==> flow/design.v <==
module fpadder (output logic [31:0] sum, output logic ready,
                input logic [31:0] a, input logic clock, nreset);
    logic [31:0] m,n;       
    logic [1:0] exp;
	logic sign; 
    logic adding, stopOp, infNum, abSum, notNum, bigNum;    
	logic [7:0] exp_m, exp_n;        						  
	logic [22:0] manti_m, manti_n;						 
	logic [23:0] manti_m2, manti_n2, manti_m1, manti_n1;	 
	logic sign_m, sign_n;		 
    assign sign_m = m[31];
    assign sign_n = n[31];
    assign exp_m = {m[30:23]};
    assign exp_n = {n[30:23]};
    assign manti_m = {m[22:0]};
    assign manti_n = {n[22:0]};
	assign manti_m2 = {1'b1, manti_m};
	assign manti_n2 = {1'b1, manti_n};
	always_comb 
      begin
        notNum = (exp_m == 255 & manti_m != 0) || (exp_n == 255 & manti_n != 0);  
		bigNum = (exp_m == 255 & manti_m == 0) || (exp_n == 255 & manti_n == 0);
      end 
    always_comb 
      begin
        exp = (exp_m > exp_n)? 2'b10 : (exp_m < exp_n)? 2'b01 : 2'b00;
        sign = (sign_m == sign_n)? '1 : '0;
      end
    always_comb
      begin
          if (exp == 2'b10) begin
            manti_n1 = manti_n2 >> (exp_m - exp_n);       
			manti_m1 = manti_m2;  
			end
          else if (exp == 2'b01) begin
            manti_m1 = manti_m2 >> (exp_n - exp_m);
			manti_n1 = manti_n2;	
			end
          else begin
			manti_m1 = manti_m2; 
			manti_n1 = manti_n2;	
			end
      end                                                
    logic [24:0] manti_m3, manti_n3, sum_manti;
    logic [7:0]  sum_exp;
    logic sum_sign;
    assign manti_m3 = {1'b0, manti_m1[23:0]};
    assign manti_n3 = {1'b0, manti_n1[23:0]};
    always_ff @(posedge clock, negedge nreset)      
      if(!nreset) begin
      	sum_manti <= 0;
        sum_exp <= 0; 
        sum_sign <= 0; end
      else if (adding == '1) begin	 
        if (sign == '1) begin               
        sum_manti <= (manti_n3 + manti_m3);    
		sum_exp <= (exp ==  2'b10)? exp_m : exp_n;
        sum_sign <= sign_m; end
        else if (sign == '0 & exp == 2'b10) begin
      	sum_manti <= manti_m3 - manti_n3;
		sum_exp <= exp_m; 
        sum_sign <= sign_m; end
        else if (sign == '0 & exp == 2'b01) begin
      	sum_manti <= manti_n3 - manti_m3;
      	sum_exp <= exp_n; 
        sum_sign <= sign_n; end
        else if (sign == '0 & exp == 2'b00) begin
       	sum_manti <= (manti_m3 > manti_n3)? (manti_m3 - manti_n3) : (manti_m3 < manti_n3)? (manti_n3 - manti_m3) : 25'h1000000;
      	sum_exp <= (manti_m3 > manti_n3)? exp_m : (manti_m3 < manti_n3)? exp_n : 8'h0; 
        sum_sign <= (manti_m3 > manti_n3)? sign_m : (manti_m3 < manti_n3)? sign_n : '0; end 	end
	  else if (stopOp == 1) begin
		sum_manti[24:23] <= 2'b01;
		sum_manti[22:0] <= 23'h7fffff;
      	sum_exp <= 8'hff; 
        sum_sign <= '0; end
	  else if (infNum == 1) begin
		if (sign == 1) begin			 
			sum_manti[24:23] <= 2'b01;
			sum_manti[22:0] <= 0;
			sum_exp <= 8'hff; 
			sum_sign <= sign_m; end	
		else begin						 
			sum_manti[24:23] <= 2'b01;
			sum_manti[22:0] <= 0;
			sum_exp <= (exp == 2'b0) ? 8'h0 : 8'hff; 
			sum_sign <= (exp == 2'b10)? sign_m : (exp == 2'b01)? sign_n : 1'b0; end	end				
      always_ff @(posedge clock, negedge nreset)
		if(!nreset)
			sum <= 0;
		else if(abSum == 1) begin
        if (sum_manti[24] == 1)	begin 
			if (sum_exp == 254)						 
				sum <= {sum_sign, 8'hff, 23'b0};      
			else if (sum_exp == 0 & sum_manti[22:0] == 0)
				sum <= 0;
			else 
				sum <= {sum_sign, sum_exp + 8'b1, sum_manti[23:1]}; end			
        else begin
			if (sum_manti[23] == 1)
			sum <= {sum_sign, sum_exp, sum_manti[22:0]};  
			else if (sum_manti[22] == 1)
			sum <= {sum_sign, (sum_exp - 8'h1), sum_manti[21:0], 1'b0}; 
			else if (sum_manti[21] == 1)
			sum <= {sum_sign, (sum_exp - 8'h2), sum_manti[20:0], 2'b0};
			else if (sum_manti[20] == 1)
			sum <= {sum_sign, (sum_exp - 8'h3), sum_manti[19:0], 3'b0};
			else if (sum_manti[19] == 1)
			sum <= {sum_sign, (sum_exp - 8'h4), sum_manti[18:0], 4'b0};
			else if (sum_manti[18] == 1)
			sum <= {sum_sign, (sum_exp - 8'h5), sum_manti[17:0], 5'b0}; 
			else if (sum_manti[17] == 1)
			sum <= {sum_sign, (sum_exp - 8'h6), sum_manti[16:0], 6'b0};
			else if (sum_manti[16] == 1)
			sum <= {sum_sign, (sum_exp - 8'h7), sum_manti[15:0], 7'b0};
			else if (sum_manti[15] == 1)
			sum <= {sum_sign, (sum_exp - 8'h8), sum_manti[14:0], 8'b0};
			else if (sum_manti[14] == 1)
			sum <= {sum_sign, (sum_exp - 8'h9), sum_manti[13:0], 9'b0}; 
			else if (sum_manti[13] == 1)
			sum <= {sum_sign, (sum_exp - 8'ha), sum_manti[12:0], 10'b0};
			else if (sum_manti[12] == 1)
			sum <= {sum_sign, (sum_exp - 8'hb), sum_manti[11:0], 11'b0};
			else if (sum_manti[11] == 1)
			sum <= {sum_sign, (sum_exp - 8'hc), sum_manti[10:0], 12'b0};
			else if (sum_manti[10] == 1)
			sum <= {sum_sign, (sum_exp - 8'hd), sum_manti[9:0], 13'b0}; 
			else if (sum_manti[9] == 1)
			sum <= {sum_sign, (sum_exp - 8'he), sum_manti[8:0], 14'b0};
			else if (sum_manti[8] == 1)
			sum <= {sum_sign, (sum_exp - 8'hf), sum_manti[7:0], 15'b0};
			else if (sum_manti[7] == 1)
			sum <= {sum_sign, (sum_exp - 8'h10), sum_manti[6:0], 16'b0};
			else if (sum_manti[6] == 1)
			sum <= {sum_sign, (sum_exp - 8'h11), sum_manti[5:0], 17'b0};
			else if (sum_manti[5] == 1)
			sum <= {sum_sign, (sum_exp - 8'h12), sum_manti[4:0], 18'b0};
			else if (sum_manti[4] == 1)
			sum <= {sum_sign, (sum_exp - 8'h13), sum_manti[3:0], 19'b0};
			else if (sum_manti[3] == 1)
			sum <= {sum_sign, (sum_exp - 8'h14), sum_manti[2:0], 20'b0}; 
			else if (sum_manti[2] == 1)
			sum <= {sum_sign, (sum_exp - 8'h15), sum_manti[1:0], 21'b0};
			else if (sum_manti[1] == 1)
			sum <= {sum_sign, (sum_exp - 8'h16), sum_manti[0], 22'b0};
			else if (sum_manti[0] == 1)
			sum <= {sum_sign, (sum_exp - 8'h17), 23'b0};
			end
			end
	enum {start, loadN1, loadN2, pred, asblSum, stop} state;
    always_ff @(posedge clock, negedge nreset)
    	if(!nreset)begin
    		state <= start;
			m <= 0;
			n <= 0;
			ready <= 0;
			infNum <= 0;
			stopOp <= 0;
			adding <= 0;
			abSum <= 0;  end
    	else begin
			ready <= 0;
			infNum <= 0;
			stopOp <= 0;
			adding <= 0;
			abSum <= 0;
			case(state)
				start:begin
					state <= loadN1; end
				loadN1:begin
					n <= a;
					state <= loadN2; end
				loadN2:begin
					m <= a;
					state <= pred; end
				pred: begin
					state <= asblSum;
					if (!notNum & bigNum)
						infNum <= 1;
					else if (notNum)
						stopOp <= 1;
					else
						adding <= 1; end
				asblSum:begin
					state <= stop;
					abSum <= 1; end
				stop:begin
					ready <= 1;
					state <= start; end				
            endcase
			end		
endmodule
======== From RTL to reports: fpadder ========
What the tools print for fpadder, step after step.
Line numbers count from 1 in the design file above.
Operators: Yosys type, input widths -> output width; for muxes data width and select width s.
Cell names lack the library's common part.
A cell with - has no value.
design
  top ..................................... fpadder
  clock ................................... clock
  standard-cell library ................... sky130hd
  library corner .......................... tt_025C_1v80

======== After elaboration ========
Counts by Yosys on the flattened word-level netlist (proc, flatten, opt, wreduce; memories kept). Register bits leave out memories and registers merged into their read ports (data or address). Print and check cells are left out. Cells with the same type and inputs are merged into one.
operators by class
  add/sub/neg operators ................... 29
  order comparisons ....................... 4
  equal/unequal tests ..................... 12
  shift operators ......................... 2
  muxes and demuxes ....................... 84
  bitwise gates (word level) .............. 10
  reduce/logical cells .................... 16
operator list
  cell                 count
  $mux 32              27
  $pmux 32 s6          1
  $mux 23              7
  $mux 8               12
  $mux 24              3
  $logic_not 23->1     3
  $eq 32x2->1 const B  2
  $eq 32x3->1 const B  2
  $sub 8x4->8 const B  8
  $sub 8x5->8 const B  8
  $sub 24x24->25       2
  $mux 25              2
  $shr 24x8->24        2
  $reduce_bool 23->1   2
  $eq 32x1->1 const B  1
  $logic_not 32->1     1
  $sub 8x3->8 const B  4
  $add 24x24->25       1
  $reduce_bool 25->1   1
  $gt 24x24->1         1
  $lt 24x24->1         1
  $eq 8x8->1 const B   3
  $mux 1               24
  $sub 8x2->8 const B  2
  $sub 8x8->8          2
  $mux 2               8
  $and 1x1->1          9
  $add 8x1->8 const B  1
Not listed: further kinds 15, cells in them 17.
word-level totals
  register bits ........................... 167
  bits of input ports ..................... 34
  output and inout bits ................... 33

======== Longest topological paths ========
Yosys ltp: most cells in a row. Word level: on the elaborated netlist, between registers, memories and ports. Mapped: between sequential cells and ports; inverters and the memories' decode and read muxes count.
depth
  word-level depth ........................ 26
  ABC_AREA ................................ 0
  mapped depth ............................ 33

======== Netlist ========
The flow's flattened synthesis, as Yosys stat reports it; memories are mapped. The netlist is that of the ABC_AREA named above (0 if unset); the other value can give another one.
mapped netlist
  cells in the netlist .................... 2351
  synthesis area .......................... 17606.9 µm²
  flip-flops .............................. 140
cell types
  cell      count  total area (µm²)
  dfrtp_1   139    3.48E+03
  ha_1      107    1.34E+03
  a21oi_1   249    1.25E+03
  nand2_1   258    968.429
  o21ai_0   163    815.782
  mux2_2    65     731.952
  nor2_1    174    653.126
  mux2i_1   65     650.624
  clkbuf_1  163    611.837
  mux4_2    22     495.475
  xnor2_1   56     490.47
  a211oi_1  61     457.939
  a221oi_1  48     420.403
  inv_1     102    382.867
  nand3_1   55     275.264
  a31oi_1   38     237.728
  a221o_1   23     230.221
  a21o_1    30     225.216
Not listed: further types 66, cells in them 533.

======== Path before layout ========
OpenSTA on the mapped netlist: ideal clock, no wires. The path of least setup slack (recovery checks aside). Input and output delay are each 20% of the period. Register names are those of the netlist, which keeps one name where synthesis merged equal registers.
timing after synthesis
  kind .................................... register to register
  from .................................... register m[23]
  to ...................................... register sum_manti[22]
  clock period ............................ 20.0 ns
  launch time at the first pin ............ 0.000 ns
  data arrival time ....................... 6.544 ns
  data required time ...................... 19.917 ns
  slack ................................... 13.373 ns
  delay of the path ....................... 6.627 ns
  stages on the path ...................... 29
  period reached after synthesis .......... 6.627 ns
"delay of the path" = arrival - input delay + setup time.
"stages on the path": output pins that drive a net of the path, with the launching flip-flop's if there is one; two outputs of one cell count as two.
"period reached after synthesis" = period - worst setup slack (recovery checks aside). The figure is calculated, with input and output delays left at 20% of the set period.
Between the ends stands the longest chain of elaborated cells between them, by number of cells; it is not shown to be the way that was timed. Of several equally long chains one is given.
A line is the first line of the expression or statement that the cell stems from. Yosys adds cells for indexed reads and writes and turns some case tables into memories.
At most two assigning lines are given for a register; there are more.
between the ends, after synthesis
  cells stage by stage .................... dfrtp_1 -> inv_1 -> ha_1 -> fa_1 -> nor2b_1 -> o31ai_1 -> and2_1 -> nor2_4 -> a31oi_4 -> a311oi_2 -> mux2i_1 -> buf_2 -> nand4_1 -> o211ai_1 -> o21ai_1 -> o31ai_1 -> inv_1 -> ha_1 -> a21oi_1 -> o21ai_1 -> a211oi_1 -> a2bb2oi_1 -> a31o_2 -> a21oi_1 -> a21o_1 -> nand2_1 -> o21a_1 -> o221a_2 -> o22ai_1
  length of the longest elaborated chain .. 14
ends and longest elaborated chain, after synthesis
  element             line  RTL
  start: declaration  3     logic [31:0] m,n;
  start: assignment   153   m <= 0;
  start: assignment   173   m <= a;
  $lt 8x8->1          26    exp = (exp_m > exp_n)? 2'b10 : (exp_m < exp_n)? 2'b01 : 2'b00;
  $mux 1              26
  $mux 2              26
  $eq 2x1->1          35    else if (exp == 2'b01) begin
  $mux 24             35
  $mux 24             31    if (exp == 2'b10) begin
  $sub 24x24->25      68    sum_manti <= (manti_m3 > manti_n3)? (manti_m3 - manti_n3) : (manti_m3 < manti_n3)? (manti_n3 - manti_m3) : 25' ...
  $mux 25 x2          68
  $mux 23             67    else if (sign == '0 & exp == 2'b00) begin
  $mux 23             63    else if (sign == '0 & exp == 2'b01) begin
  $mux 23             59    else if (sign == '0 & exp == 2'b10) begin
  $mux 23             55    if (sign == '1) begin
  $mux 23             54    else if (adding == '1) begin
  end: assignment     56    sum_manti <= (manti_n3 + manti_m3);
  end: assignment     60    sum_manti <= manti_m3 - manti_n3;
  end: declaration    44    logic [24:0] manti_m3, manti_n3, sum_manti;

======== Path in the finished layout ========
From the final timing report of job 4: the path of least setup slack in the routed layout; clock arrival at registers is part of the times.
timing post-layout
  kind .................................... register to register
  from .................................... register m[25]
  to ...................................... register sum_manti[2]
  clock period ............................ 11.9 ns
  launch time at the first pin ............ 0.45 ns
  data arrival time ....................... 9.11 ns
  data required time ...................... 12.23 ns
  slack ................................... 3.12 ns
  stages on the path ...................... 26
Between the ends stands the longest chain of elaborated cells between them, by number of cells; it is not shown to be the way that was timed. Of several equally long chains one is given.
At most two assigning lines are given for a register; there are more.
between the ends, post-layout
  cells stage by stage .................... dfrtp_1 -> inv_1 -> ha_1 -> nand2_1 -> nor4_2 -> nor2_1 -> nand2_2 -> buf_4 -> mux4_2 -> mux2i_1 -> nor3_1 -> a21oi_1 -> o22a_1 -> o22ai_1 -> mux2_2 -> ha_1 -> a21oi_1 -> o21ai_1 -> a211oi_1 -> a2bb2oi_1 -> a31o_2 -> a21oi_1 -> a21oi_1 -> a32o_1 -> a211oi_1 -> nor2_1
  length of the longest elaborated chain .. 14
ends and longest elaborated chain, post-layout
  element             line  RTL
  start: declaration  3     logic [31:0] m,n;
  start: assignment   153   m <= 0;
  start: assignment   173   m <= a;
  $lt 8x8->1          26    exp = (exp_m > exp_n)? 2'b10 : (exp_m < exp_n)? 2'b01 : 2'b00;
  $mux 1              26
  $mux 2              26
  $eq 2x1->1          35    else if (exp == 2'b01) begin
  $mux 24             35
  $mux 24             31    if (exp == 2'b10) begin
  $sub 24x24->25      68    sum_manti <= (manti_m3 > manti_n3)? (manti_m3 - manti_n3) : (manti_m3 < manti_n3)? (manti_n3 - manti_m3) : 25' ...
  $mux 25 x2          68
  $mux 23             67    else if (sign == '0 & exp == 2'b00) begin
  $mux 23             63    else if (sign == '0 & exp == 2'b01) begin
  $mux 23             59    else if (sign == '0 & exp == 2'b10) begin
  $mux 23             55    if (sign == '1) begin
  $mux 23             54    else if (adding == '1) begin
  end: assignment     56    sum_manti <= (manti_n3 + manti_m3);
  end: assignment     60    sum_manti <= manti_m3 - manti_n3;
  end: declaration    44    logic [24:0] manti_m3, manti_n3, sum_manti;

Data sheet: physical implementation of fpadder

Module fpadder, platform sky130hd: 5 stored runs of the flow (Yosys, OpenROAD) with differing settings, in no particular order. Input and output delays are each 20% of the period that was set; the output load is 0.01 pF.
"worst setup path time": the worst setup path's part of the clock period (all of it between registers, 20% less for each end at a port) less its slack. A launch clock that arrives late makes it longer, a capture clock that arrives late makes it shorter.
"power consumption" rests on the timing tool's default activity at the inputs, not on a simulated workload.

---- job 1 ----
settings
  CAP_MARGIN = 40
  CELL_PAD_IN_SITES_GLOBAL_PLACEMENT = 1
  CORE_UTILIZATION = 71
  CTS_CLUSTER_SIZE = 91
  GPL_ROUTABILITY_DRIVEN = 1
  MAX_ROUTING_LAYER = met5
  SETUP_SLACK_MARGIN = 0.05
  SLEW_MARGIN = 0
  period_ns = 9.07
  CORE_MARGIN = 2
results
  no final report: placement broke off with GPL-0301

---- job 2 ----
settings
  CAP_MARGIN = 20
  CELL_PAD_IN_SITES_DETAIL_PLACEMENT = 0
  CELL_PAD_IN_SITES_GLOBAL_PLACEMENT = 3
  CORE_ASPECT_RATIO = 0.57
  CORE_UTILIZATION = 71
  GPL_ROUTABILITY_DRIVEN = 0
  GPL_TIMING_DRIVEN = 0
  PLACE_DENSITY_LB_ADDON = 0.01
  SETUP_SLACK_MARGIN = 0.46
  period_ns = 13.6
  CORE_MARGIN = 2
  SLEW_MARGIN = 20
results
  no final report: placement broke off with FLW-0024

---- job 3 ----
settings
  ABC_AREA = 1
  CAP_MARGIN = 35
  CELL_PAD_IN_SITES_DETAIL_PLACEMENT = 2
  CELL_PAD_IN_SITES_GLOBAL_PLACEMENT = 0
  CORE_UTILIZATION = 28
  CTS_CLUSTER_DIAMETER = 249
  CTS_CLUSTER_SIZE = 82
  GPL_ROUTABILITY_DRIVEN = 0
  MIN_ROUTING_LAYER = met1
  PLACE_DENSITY = 0.87
  TNS_END_PERCENT = 30
  period_ns = 7.3
  CORE_MARGIN = 2
  SLEW_MARGIN = 20
results
  no final report: routing broke off with GRT-0116

---- job 4 ----
settings
  CAP_MARGIN = 35
  CELL_PAD_IN_SITES_GLOBAL_PLACEMENT = 0
  CORE_UTILIZATION = 28
  CTS_CLUSTER_DIAMETER = 249
  CTS_CLUSTER_SIZE = 82
  GPL_ROUTABILITY_DRIVEN = 0
  MIN_ROUTING_LAYER = met1
  PLACE_DENSITY = 0.87
  TNS_END_PERCENT = 30
  period_ns = 11.9
  CORE_MARGIN = 2
  SLEW_MARGIN = 20
results
  synthesis area .......................... 17606.9 µm²
  area inside the die boundary ............ 64902.7 µm²
  standard-cell area after routing ........ 19563.8 µm²
  utilization of the finished layout ...... 31.6 %
  setup slack of the worst path ........... 3.116 ns
  setup TNS ............................... 0.000 ns
  power consumption ....................... 1085 uW
  worst setup path time ................... 8.78 ns
  worst setup path type ................... register to register

---- job 5 ----
settings
  CORE_UTILIZATION = 26
  period_ns = 9.53
  CAP_MARGIN = 20
  CORE_MARGIN = 2
  SLEW_MARGIN = 20
results
  synthesis area .......................... 17606.9 µm²
  area inside the die boundary ............ 69817.5 µm²
  standard-cell area after routing ........ 19617.6 µm²
  utilization of the finished layout ...... 29.2 %
  setup slack of the worst path ........... 0.657 ns
  setup TNS ............................... 0.000 ns
  power consumption ....................... 1388 uW
  worst setup path time ................... 8.87 ns
  worst setup path type ................... register to register
